==> flow/design.v <==
module  CONV(
	input				clk,
	input				rst_n,
	input 				mode,
	input       		in_valid,
	output reg			out_valid,
	output 		[13:0] 	AWADDR,
	output		 [7:0] 	AWLEN,
	output 				AWVALID,
	input 				AWREADY,
	output reg  [31:0]	WDATA,
	output 				WVALID,
	input 				WREADY,
	output 		[13:0] 	ARADDR,
	output 		 [7:0] 	ARLEN,
	output 				ARVALID,
	input 				ARREADY,
	input		[31:0] 	RDATA,
	input 				RVALID,
	output reg			RREADY
);
localparam WEIGHT1 	= 20'hABC2E;
localparam WEIGHT2 	= 20'hB52E2;
localparam WEIGHT3 	= 20'hAF5C4;
localparam WEIGHT4 	= 20'hE5518;
localparam WEIGHT5 	= 20'h71650;
localparam WEIGHT6 	= 20'hA938B;
localparam WEIGHT7 	= 20'h5251F;
localparam WEIGHT8 	= 20'h7DFC0;
localparam WEIGHT9 	= 20'hEB885;
localparam BIAS 	= 16'h1310;
localparam IDLE 	= 4'd0;
localparam CONV_K1 	= 4'd1;
localparam CONV_K2 	= 4'd2;
localparam CONV_K3 	= 4'd3;
localparam CONV_K4 	= 4'd4;
localparam CONV_K5 	= 4'd5;
localparam CONV_K6 	= 4'd6;
localparam CONV_K7 	= 4'd7;
localparam CONV_K8 	= 4'd8;
localparam CONV_K9 	= 4'd9;
localparam RELU 	= 4'd10;
localparam MUL 		= 4'd11;
localparam READ 	= 4'd12;
localparam WRITE_L0 = 4'd13;
localparam POOL 	= 4'd14;
localparam WRITE_L1 = 4'd15;
reg  		 [3:0] 	state_r, state_w, state_tmp;
reg  		 [5:0]	cnt_x, cnt_y;
reg					mode_;
wire 			 	is_up, is_down, is_left, is_right;
wire 				skip_mul;
wire 		[11:0] 	P1, P2, P3, P4, P5, P6, P7, P8, P9;
wire 		[15:0]  data_in;
wire 		[19:0] 	weight;
reg  signed	[35:0] 	product;
reg 				mul_fin;
reg  signed [36:0]	conv_result;
wire 		[31:0]	relu_result;
reg 		[31:0] 	max_pool_result;
wire 				update_mp_result;
assign is_up 	= (cnt_y == 6'd0  || (cnt_y == 6'd1  && mode_));
assign is_down 	= (cnt_y == 6'd63 || (cnt_y == 6'd62 && mode_));
assign is_left 	= (cnt_x == 6'd0  || (cnt_x == 6'd1  && mode_));
assign is_right = (cnt_x == 6'd63 || (cnt_x == 6'd62 && mode_));
assign skip_mul   = (state_tmp == CONV_K1 && (is_up || is_left)) 	||
					(state_tmp == CONV_K2 && (is_up))				||
					(state_tmp == CONV_K3 && (is_up || is_right)) 	||
					(state_tmp == CONV_K4 && (is_left))				||
					(state_tmp == CONV_K6 && (is_right)) 			||
					(state_tmp == CONV_K7 && (is_down || is_left)) 	||
					(state_tmp == CONV_K8 && (is_down)) 			||
					(state_tmp == CONV_K9 && (is_down || is_right));
assign P1 = (mode_ == 1'b0) ? {cnt_y, cnt_x} - 7'd65 : {cnt_y, cnt_x} - 8'd130;
assign P2 = (mode_ == 1'b0) ? {cnt_y, cnt_x} - 7'd64 : {cnt_y, cnt_x} - 8'd128;
assign P3 = (mode_ == 1'b0) ? {cnt_y, cnt_x} - 6'd63 : {cnt_y, cnt_x} - 7'd126;
assign P4 = (mode_ == 1'b0) ? {cnt_y, cnt_x} - 1'd1  : {cnt_y, cnt_x} - 2'd2  ;
assign P5 = (mode_ == 1'b0) ? {cnt_y, cnt_x}		 : {cnt_y, cnt_x}         ;
assign P6 = (mode_ == 1'b0) ? {cnt_y, cnt_x} + 1'd1	 : {cnt_y, cnt_x} + 2'd2  ;
assign P7 = (mode_ == 1'b0) ? {cnt_y, cnt_x} + 6'd63 : {cnt_y, cnt_x} + 7'd126;
assign P8 = (mode_ == 1'b0) ? {cnt_y, cnt_x} + 7'd64 : {cnt_y, cnt_x} + 8'd128;
assign P9 = (mode_ == 1'b0) ? {cnt_y, cnt_x} + 7'd65 : {cnt_y, cnt_x} + 8'd130;
assign data_in = RDATA[31:16];
assign weight = (state_tmp == CONV_K1) ? WEIGHT1 :
				(state_tmp == CONV_K2) ? WEIGHT2 :
				(state_tmp == CONV_K3) ? WEIGHT3 :
				(state_tmp == CONV_K4) ? WEIGHT4 :
				(state_tmp == CONV_K5) ? WEIGHT5 :
				(state_tmp == CONV_K6) ? WEIGHT6 :
				(state_tmp == CONV_K7) ? WEIGHT7 :
				(state_tmp == CONV_K8) ? WEIGHT8 :
				(state_tmp == CONV_K9) ? WEIGHT9 : 20'd0;
assign ARADDR = (state_tmp == CONV_K1) ? P1 :
				(state_tmp == CONV_K2) ? P2 :
				(state_tmp == CONV_K3) ? P3 :
				(state_tmp == CONV_K4) ? P4 :
				(state_tmp == CONV_K5) ? P5 :
				(state_tmp == CONV_K6) ? P6 :
				(state_tmp == CONV_K7) ? P7 :
				(state_tmp == CONV_K8) ? P8 :
				(state_tmp == CONV_K9) ? P9 : 14'd0;
assign ARLEN = 8'd0;
assign ARVALID = (state_r == READ) && (~skip_mul) && (state_tmp != RELU);
assign AWADDR = (state_r == POOL) ? {4'b1000, cnt_y[5:1], cnt_x[5:1]} : {1'b1, cnt_y, cnt_x};
assign AWLEN = 8'd0;
assign AWVALID = (state_r == RELU || state_r == POOL);
assign WVALID = (state_r == WRITE_L0 || state_r == WRITE_L1);
assign relu_result = (conv_result[36]) ? 32'd0 : conv_result[31:0];
assign update_mp_result = ((WDATA > max_pool_result) && WVALID);
always @(*) begin
	case(state_r)
		IDLE: 		state_w = (in_valid) ? READ : IDLE;
		READ: 		state_w = (ARREADY && ~skip_mul) ? state_tmp : READ;
		CONV_K1: 	state_w = (skip_mul) ? READ : ((RVALID) ? MUL : CONV_K1); 
		CONV_K2: 	state_w = (skip_mul) ? READ : ((RVALID) ? MUL : CONV_K2);
		CONV_K3: 	state_w = (skip_mul) ? READ : ((RVALID) ? MUL : CONV_K3);
		CONV_K4: 	state_w = (skip_mul) ? READ : ((RVALID) ? MUL : CONV_K4);
		CONV_K5: 	state_w = (skip_mul) ? READ : ((RVALID) ? MUL : CONV_K5);
		CONV_K6: 	state_w = (skip_mul) ? READ : ((RVALID) ? MUL : CONV_K6);
		CONV_K7: 	state_w = (skip_mul) ? READ : ((RVALID) ? MUL : CONV_K7);
		CONV_K8: 	state_w = (skip_mul) ? READ : ((RVALID) ? MUL : CONV_K8);
		CONV_K9: 	state_w = (skip_mul) ? RELU : ((RVALID) ? MUL : CONV_K9);
		MUL: 		state_w = (state_tmp == CONV_K9) ? RELU : READ;
		RELU: 		state_w = (AWREADY) ? WRITE_L0 : RELU;
		WRITE_L0: 	state_w = (WREADY) ? ((cnt_x[0] && cnt_y[0]) ? POOL : READ) : WRITE_L0;
		POOL: 		state_w = (AWREADY) ? WRITE_L1 : POOL;
		WRITE_L1: 	state_w = (WREADY) ? ((cnt_x[5:1] == 5'd31 && cnt_y[5:1] == 5'd31) ? IDLE : READ) : WRITE_L1;
	endcase
end
always @(posedge clk or negedge rst_n) begin
	if (!rst_n)	state_r <= IDLE;
	else 		state_r <= state_w;
end
always @(posedge clk or negedge rst_n) begin
	if (!rst_n)								state_tmp <= CONV_K1;
	else if (state_r == RELU)				state_tmp <= CONV_K1;
	else if (state_r == MUL) 				state_tmp <= state_tmp + 4'd1;
	else if (state_r == READ && skip_mul) 	state_tmp <= state_tmp + 4'd1;
end
always @(posedge clk or negedge rst_n) begin
	if (!rst_n)	begin
		cnt_x <= 6'd0;
		cnt_y <= 6'd0;
	end
	else if (state_r == WRITE_L0 && WREADY) begin
		cnt_x <= {cnt_x[5:1], cnt_x[0] + 1'd1};
		cnt_y <= (cnt_x[0]) ? {cnt_y[5:1], cnt_y[0] + 1'd1} : cnt_y;
	end
	else if (state_r == WRITE_L1 && WREADY) begin
		cnt_x <= {cnt_x[5:1] + 5'd1, cnt_x[0]};
		cnt_y <= (cnt_x[5:1] == 5'd31) ? {cnt_y[5:1] + 1'd1, cnt_y[0]} : cnt_y;
	end
end
always @(posedge clk or negedge rst_n) begin
	if (!rst_n)			RREADY <= 1'b0;
	else if (ARVALID)	RREADY <= 1'b1;
	else if (RVALID) 	RREADY <= 1'b0;
end
always @(posedge clk or negedge rst_n) begin
	if (!rst_n)					product <= 36'd0;
	else if (state_w == MUL)	product <= $signed(data_in) * $signed(weight);
end
always @(posedge clk or negedge rst_n) begin
	if (!rst_n)					mul_fin <= 1'b0;
	else if (state_w == MUL) 	mul_fin <= 1'b1;
	else 						mul_fin <= 1'b0;
end
always @(posedge clk or negedge rst_n) begin
	if (!rst_n)					conv_result <= BIAS;
	else if (WVALID && WREADY) 	conv_result <= BIAS;
	else if (mul_fin) 			conv_result <= conv_result + product;
end
always @(posedge clk or negedge rst_n) begin
	if (!rst_n)								max_pool_result <= 32'd0;
	else if (state_r == WRITE_L1 && WREADY) max_pool_result <= 32'd0;
	else if (update_mp_result) 				max_pool_result <= WDATA;
end
always @(posedge clk or negedge rst_n) begin
	if (!rst_n)						WDATA <= 32'd0;
	else if (state_w == WRITE_L0)	WDATA <= relu_result;
	else if (state_w == WRITE_L1)	WDATA <= max_pool_result;
	else 							WDATA <= WDATA;
end
always @(posedge clk or negedge rst_n) begin
	if (!rst_n)							out_valid <= 1'b0;
	else if (WREADY && state_w == IDLE) out_valid <= 1'b1;
	else 								out_valid <= 1'b0;
end
always @(posedge clk or negedge rst_n) begin
	if (!rst_n)			mode_ <= 1'b0;
	else if (in_valid) 	mode_ <= mode;
	else 				mode_ <= mode_;
end
endmodule
* From RTL to reports: CONV
Module CONV before and after one edit of its RTL, step after step.
"unedited" refers to lines of the RTL above, "edited" to lines of the edited file.
"difference": "edited" minus "unedited" as printed here.
The mark - stands for no value.
- Top :: CONV
- Clock :: clk
- Library :: sky130hd
- Timing corner :: tt_025C_1v80

* Diff
Unified diff, file above to edited file.
The edit is scripted: it alters the design's behaviour and was not made to optimise anything.
#+begin_src diff
@@ -79,5 +79,5 @@
 assign P6 = (mode_ == 1'b0) ? {cnt_y, cnt_x} + 1'd1	 : {cnt_y, cnt_x} + 2'd2  ;
 assign P7 = (mode_ == 1'b0) ? {cnt_y, cnt_x} + 6'd63 : {cnt_y, cnt_x} + 7'd126;
-assign P8 = (mode_ == 1'b0) ? {cnt_y, cnt_x} + 7'd64 : {cnt_y, cnt_x} + 8'd128;
+assign P8 = {cnt_y, cnt_x} + 8'd128;
 assign P9 = (mode_ == 1'b0) ? {cnt_y, cnt_x} + 7'd65 : {cnt_y, cnt_x} + 8'd130;
 assign data_in = RDATA[31:16];
#+end_src

* Elaborated design
Source: Yosys, flattened and elaborated, memories not mapped. Widths are those after wreduce. Registers that Yosys merges into a memory's read port (data or address) are not register bits. Print and check cells do not count. Equal cells are merged and count once.
** Operators by class
- add/subtract/negate cells :: unedited 22, edited 21, difference -1
- $mul :: unedited 1, edited 1, difference 0
- $lt $le $gt $ge :: unedited 1, edited 1, difference 0
- eq/ne operators :: unedited 36, edited 36, difference 0
- mux-type cells :: unedited 74, edited 73, difference -1
- bitwise logic cells :: unedited 2, edited 2, difference 0
- reductions and logical operators :: unedited 52, edited 52, difference 0
** Operator list
- 12-bit 2-to-1 mux :: unedited 17, edited 16, difference -1
- 12-bit by 7-bit adder with 12-bit output (second input constant) :: unedited 3, edited 2, difference -1
Unchanged operator kinds not shown: 42.
** Storage and ports
- flip-flop bits (word level) :: unedited 161, edited 161, difference 0
- bits of input ports :: unedited 40, edited 40, difference 0
- output and inout bits :: unedited 81, edited 81, difference 0
- word-level cells :: unedited 202, edited 200, difference -2

* Longest topological paths
Depth = most cells in a row (Yosys ltp): at word level without a register or memory, in the mapped netlist without a sequential cell, where the memories' decode and read muxes count.
** Depth
- word-level depth :: unedited 19, edited 19, difference 0
- ABC_AREA :: unedited 0, edited 0
- mapped depth :: unedited 33, edited 34, difference +1
- mapped depth without buffers :: unedited 31, edited 31, difference 0

* After synthesis
The flow's flattened synthesis, as Yosys stat reports it; memories are mapped. The netlist is that of the ABC_AREA named above (0 if unset); the other value can give another one.
** Synthesis totals
- mapped cells :: unedited 2882, edited 2839, difference -43
- synthesis area (µm²) :: unedited 24168.2, edited 24290.8, difference +122.6
- area of sequential cells (µm²) :: unedited 4035.1, edited 4035.1, difference 0.0
- mapped flip-flops :: unedited 161, edited 161, difference 0
** Cells by type
- sky130_fd_sc_hd__o21ai_0 :: unedited 172, edited 118, difference -54
- sky130_fd_sc_hd__nand2_1 :: unedited 295, edited 243, difference -52
- sky130_fd_sc_hd__a21o_1 :: unedited 35, edited 62, difference +27
- sky130_fd_sc_hd__mux2_2 :: unedited 10, edited 32, difference +22
- sky130_fd_sc_hd__a21oi_1 :: unedited 227, edited 211, difference -16
- sky130_fd_sc_hd__xor2_1 :: unedited 33, edited 17, difference -16
- sky130_fd_sc_hd__buf_2 :: unedited 25, edited 10, difference -15
- sky130_fd_sc_hd__nor2b_1 :: unedited 13, edited 23, difference +10
- sky130_fd_sc_hd__inv_1 :: unedited 474, edited 483, difference +9
- sky130_fd_sc_hd__buf_1 :: unedited 9, edited 18, difference +9
- sky130_fd_sc_hd__nand3_1 :: unedited 65, edited 73, difference +8
- sky130_fd_sc_hd__nor3_1 :: unedited 31, edited 38, difference +7
- sky130_fd_sc_hd__buf_4 :: unedited 25, edited 19, difference -6
- sky130_fd_sc_hd__nand4_1 :: unedited 13, edited 19, difference +6
- sky130_fd_sc_hd__o21bai_1 :: unedited 12, edited 18, difference +6
- sky130_fd_sc_hd__o221ai_1 :: unedited 10, edited 4, difference -6
- sky130_fd_sc_hd__a221oi_1 :: unedited 9, edited 3, difference -6
- sky130_fd_sc_hd__a31o_2 :: unedited 0, edited 6, difference +6
Unchanged cell types not shown: 15.
Not every row of either side is listed.

* Worst setup path after synthesis
Path of least setup slack by OpenSTA after synthesis, without wires, with an ideal clock, recovery checks aside; 20% of the period is set as input and as output delay. Where synthesis merged equal registers, the netlist keeps one of their names.
** Timing after synthesis
- kind :: unedited flip-flop to flip-flop, edited input port to flip-flop
- start point :: unedited register state_tmp[0], edited input RDATA[23]
- end point :: unedited register (no name shown), edited register (no name shown)
- clock period (ps) :: unedited 8000, edited 8000, difference 0
- external input delay (ps) :: edited 1600
- setup time (ps) :: unedited 83, edited 120, difference +37
- launch time at the first pin (ps) :: unedited 0, edited 1600, difference +1600
- arrival time (ps) :: unedited 7715, edited 7591, difference -124
- setup slack (ps) :: unedited 203, edited 289, difference +86
- delay of the path (ps) :: unedited 7798, edited 6111, difference -1687
- driving pins on the path :: unedited 27, edited 23, difference -4
- path buffers :: unedited 3, edited 2, difference -1
- synthesis period reached (ps) :: unedited 7797, edited 7711, difference -86
"delay of the path" = arrival - input delay + setup time.
"driving pins on the path" counts driving pins, that of a launching flip-flop among them; a cell with two outputs on the path counts twice.
"synthesis period reached" is the clock period less the worst setup slack; recovery checks do not enter. This is arithmetic on one report: input and output delays are still those of the set period (20% each).
Between the ends stands the longest chain of elaborated cells between them, by number of cells; it is not shown to be the way that was timed. Of several equally long chains one is given.
Each line given opens the expression or statement behind the cell; cells for indexed reads and writes are added by Yosys, which also makes memories of some case tables.
A register here has more assigning lines than the two given.
Between the ends, after synthesis, unedited:
- Path through :: sky130_fd_sc_hd__dfstp_2 > sky130_fd_sc_hd__ha_1 > sky130_fd_sc_hd__clkbuf_1 > sky130_fd_sc_hd__clkbuf_1 > sky130_fd_sc_hd__nand2b_1 > sky130_fd_sc_hd__a222oi_1 > sky130_fd_sc_hd__clkbuf_1 > sky130_fd_sc_hd__nand2_1 > sky130_fd_sc_hd__fa_1 > sky130_fd_sc_hd__inv_1 > sky130_fd_sc_hd__fa_1 > sky130_fd_sc_hd__fa_1 > sky130_fd_sc_hd__fa_1 > sky130_fd_sc_hd__fa_1 > sky130_fd_sc_hd__inv_1 > sky130_fd_sc_hd__fa_1 > sky130_fd_sc_hd__inv_1 > sky130_fd_sc_hd__ha_1 > sky130_fd_sc_hd__a21oi_1 > sky130_fd_sc_hd__o21ai_0 > sky130_fd_sc_hd__or3_1 > sky130_fd_sc_hd__nor3_1 > sky130_fd_sc_hd__o21ai_0 > sky130_fd_sc_hd__a221oi_1 > sky130_fd_sc_hd__a21oi_1 > sky130_fd_sc_hd__xnor2_1 > sky130_fd_sc_hd__o21ai_0
- Cells in the longest elaborated chain :: 14
- Elaborated cells between the ends (all ways) :: 49
** RTL lines, path after synthesis, unedited
- from (decl) :: RTL line 48 : reg [3:0] state_r, state_w, state_tmp;
- from (assign) :: RTL line 137 : else if (state_r == MUL) state_tmp <= state_tmp + 4'd1;
- from (assign) :: RTL line 138 : else if (state_r == READ && skip_mul) state_tmp <= state_tmp + 4'd1;
- 4-bit by 1-bit == test with 1-bit output :: RTL line 66 : assign skip_mul = (state_tmp == CONV_K1 && (is_up || is_left)) ||
- 1-bit logical AND :: RTL line 66
- 1-bit logical OR (7 in a row) :: RTL line 66
- 1-bit inverter :: RTL line 113 : READ: state_w = (ARREADY && ~skip_mul) ? state_tmp : READ;
- 1-bit logical AND :: RTL line 113
- 4-bit 2-to-1 mux :: RTL line 113
- 4-bit case mux with 16-bit select :: RTL line 111 : case(state_r)
- 4-bit == test :: RTL line 161
- to (assign) :: RTL line 160
- to (assign) :: RTL line 161
- to (decl) :: RTL line 56
Between the ends, after synthesis, edited:
- Path through :: sky130_fd_sc_hd__clkbuf_1 > sky130_fd_sc_hd__clkbuf_1 > sky130_fd_sc_hd__nand2_1 > sky130_fd_sc_hd__fa_1 > sky130_fd_sc_hd__inv_1 > sky130_fd_sc_hd__fa_1 > sky130_fd_sc_hd__fa_1 > sky130_fd_sc_hd__fa_1 > sky130_fd_sc_hd__fa_1 > sky130_fd_sc_hd__inv_1 > sky130_fd_sc_hd__fa_1 > sky130_fd_sc_hd__inv_1 > sky130_fd_sc_hd__ha_1 > sky130_fd_sc_hd__a21o_1 > sky130_fd_sc_hd__a21o_1 > sky130_fd_sc_hd__a21oi_1 > sky130_fd_sc_hd__o21ai_0 > sky130_fd_sc_hd__a21oi_1 > sky130_fd_sc_hd__o21a_1 > sky130_fd_sc_hd__a21oi_1 > sky130_fd_sc_hd__o31a_1 > sky130_fd_sc_hd__or3_1 > sky130_fd_sc_hd__a31o_2
- Cells in the longest elaborated chain :: 1
- Elaborated cells between the ends (all ways) :: 1
- RTL lines with such cells :: 1
** RTL lines, path after synthesis, edited
- from (decl) :: RTL line 18 : input [31:0] RDATA,
- 16-bit by 20-bit multiplier with 36-bit output :: RTL line 161
- to (assign) :: RTL line 160
- to (assign) :: RTL line 161
- to (decl) :: RTL line 56

* Path in the finished layout
From the final timing report of each run of pair A: the path of least setup slack in the routed layout; clock arrival at registers is part of the times.
The report prints the path's times to 10 ps; the period is as set.
** Timing after layout
- kind :: unedited input port to flip-flop, edited input port to flip-flop
- start point :: unedited input RDATA[21], edited input RDATA[18]
- end point :: unedited register (no name shown), edited register (no name shown)
- clock period (ps) :: unedited 7800, edited 7800, difference 0
- external input delay (ps) :: unedited 1560, edited 1560, difference 0
- setup time (ps) :: unedited 110, edited 130, difference +20
- launch time at the first pin (ps) :: unedited 1560, edited 1560, difference 0
- arrival time (ps) :: unedited 7920, edited 7880, difference -40
- setup slack (ps) :: unedited 210, edited 240, difference +30
- driving pins on the path :: unedited 23, edited 25, difference +2
- path buffers :: unedited 3, edited 3, difference 0
Between the ends stands the longest chain of elaborated cells between them, by number of cells; it is not shown to be the way that was timed. Of several equally long chains one is given.
Between the ends, after layout, unedited:
- Path through :: sky130_fd_sc_hd__clkdlybuf4s50_1 > sky130_fd_sc_hd__buf_4 > sky130_fd_sc_hd__buf_4 > sky130_fd_sc_hd__and2_1 > sky130_fd_sc_hd__fa_1 > sky130_fd_sc_hd__inv_1 > sky130_fd_sc_hd__fa_1 > sky130_fd_sc_hd__fa_1 > sky130_fd_sc_hd__inv_1 > sky130_fd_sc_hd__fa_1 > sky130_fd_sc_hd__fa_1 > sky130_fd_sc_hd__inv_1 > sky130_fd_sc_hd__fa_1 > sky130_fd_sc_hd__inv_1 > sky130_fd_sc_hd__ha_1 > sky130_fd_sc_hd__and4_2 > sky130_fd_sc_hd__a221o_1 > sky130_fd_sc_hd__a41o_1 > sky130_fd_sc_hd__a31oi_2 > sky130_fd_sc_hd__o21bai_1 > sky130_fd_sc_hd__a21oi_2 > sky130_fd_sc_hd__xnor2_1 > sky130_fd_sc_hd__mux2_1
- Cells in the longest elaborated chain :: 1
- Elaborated cells between the ends (all ways) :: 1
- RTL lines with such cells :: 1
** RTL lines, path after layout, unedited
- from (decl) :: RTL line 18 : input [31:0] RDATA,
- 16-bit by 20-bit multiplier with 36-bit output :: RTL line 161
- to (assign) :: RTL line 160
- to (assign) :: RTL line 161
- to (decl) :: RTL line 56
Between the ends, after layout, edited:
- Path through :: sky130_fd_sc_hd__clkdlybuf4s50_1 > sky130_fd_sc_hd__buf_6 > sky130_fd_sc_hd__and2_4 > sky130_fd_sc_hd__inv_1 > sky130_fd_sc_hd__fa_1 > sky130_fd_sc_hd__fa_1 > sky130_fd_sc_hd__inv_1 > sky130_fd_sc_hd__fa_1 > sky130_fd_sc_hd__fa_1 > sky130_fd_sc_hd__fa_1 > sky130_fd_sc_hd__inv_1 > sky130_fd_sc_hd__fa_1 > sky130_fd_sc_hd__inv_1 > sky130_fd_sc_hd__ha_1 > sky130_fd_sc_hd__a21o_1 > sky130_fd_sc_hd__a21o_1 > sky130_fd_sc_hd__a21o_1 > sky130_fd_sc_hd__nor3_2 > sky130_fd_sc_hd__o211ai_1 > sky130_fd_sc_hd__buf_4 > sky130_fd_sc_hd__a31oi_4 > sky130_fd_sc_hd__a21oi_4 > sky130_fd_sc_hd__a21o_1 > sky130_fd_sc_hd__a211oi_2 > sky130_fd_sc_hd__o22ai_2
- Cells in the longest elaborated chain :: 1
- Elaborated cells between the ends (all ways) :: 1
- RTL lines with such cells :: 1
** RTL lines, path after layout, edited
- from (decl) :: RTL line 18 : input [31:0] RDATA,
- 16-bit by 20-bit multiplier with 36-bit output :: RTL line 161
- to (assign) :: RTL line 160
- to (assign) :: RTL line 161
- to (decl) :: RTL line 56

* Measured runs
Runs of the flow (Yosys, OpenROAD) on both versions; the two runs of a pair have the same settings. The constraints put input and output delay at 20% of the set period each and load the outputs with 0.01 pF.
Flow settings, pair A:
- period_ns :: 7.8
- CAP_MARGIN :: 20
- CORE_MARGIN :: 2
- CORE_UTILIZATION :: 40
- SLEW_MARGIN :: 20
** Results, pair A
- chip area after synthesis (Yosys) (µm²) :: unedited 24168.2, edited 24290.8, difference +122.6
- total die area (µm²) :: unedited 62402.5, edited 62715.2, difference +312.7
- area of the standard cells in the finished layout (µm²) :: unedited 28159.5, edited 28210.8, difference +51.3
- final utilization :: unedited 0.469, edited 0.468, difference -0.001
- smallest setup slack (ps) :: unedited 207, edited 237, difference +30
- worst hold slack in the final report (ps) :: unedited 483, edited 486, difference +3
Flow settings, pair B:
- ABC_AREA :: 1
- CELL_PAD_IN_SITES_DETAIL_PLACEMENT :: 0
- CELL_PAD_IN_SITES_GLOBAL_PLACEMENT :: 2
- CORE_ASPECT_RATIO :: 0.57
- CORE_UTILIZATION :: 48
- MIN_ROUTING_LAYER :: met1
- PLACE_DENSITY_LB_ADDON :: 0.1
- SETUP_SLACK_MARGIN :: 1.09
- SLEW_MARGIN :: 15
- period_ns :: 4.56
- CAP_MARGIN :: 20
- CORE_MARGIN :: 2
** Results, pair B
- chip area after synthesis (Yosys) (µm²) :: unedited 24816.3, edited 25216.7, difference +400.4
- total die area (µm²) :: unedited 53607.7, edited 54457.3, difference +849.6
- area of the standard cells in the finished layout (µm²) :: unedited 34376.7, edited 33614.7, difference -762.0
- final utilization :: unedited 0.678, edited 0.647, difference -0.031
- smallest setup slack (ps) :: unedited -2533, edited -2374, difference +159
- worst hold slack in the final report (ps) :: unedited 492, edited 488, difference -4
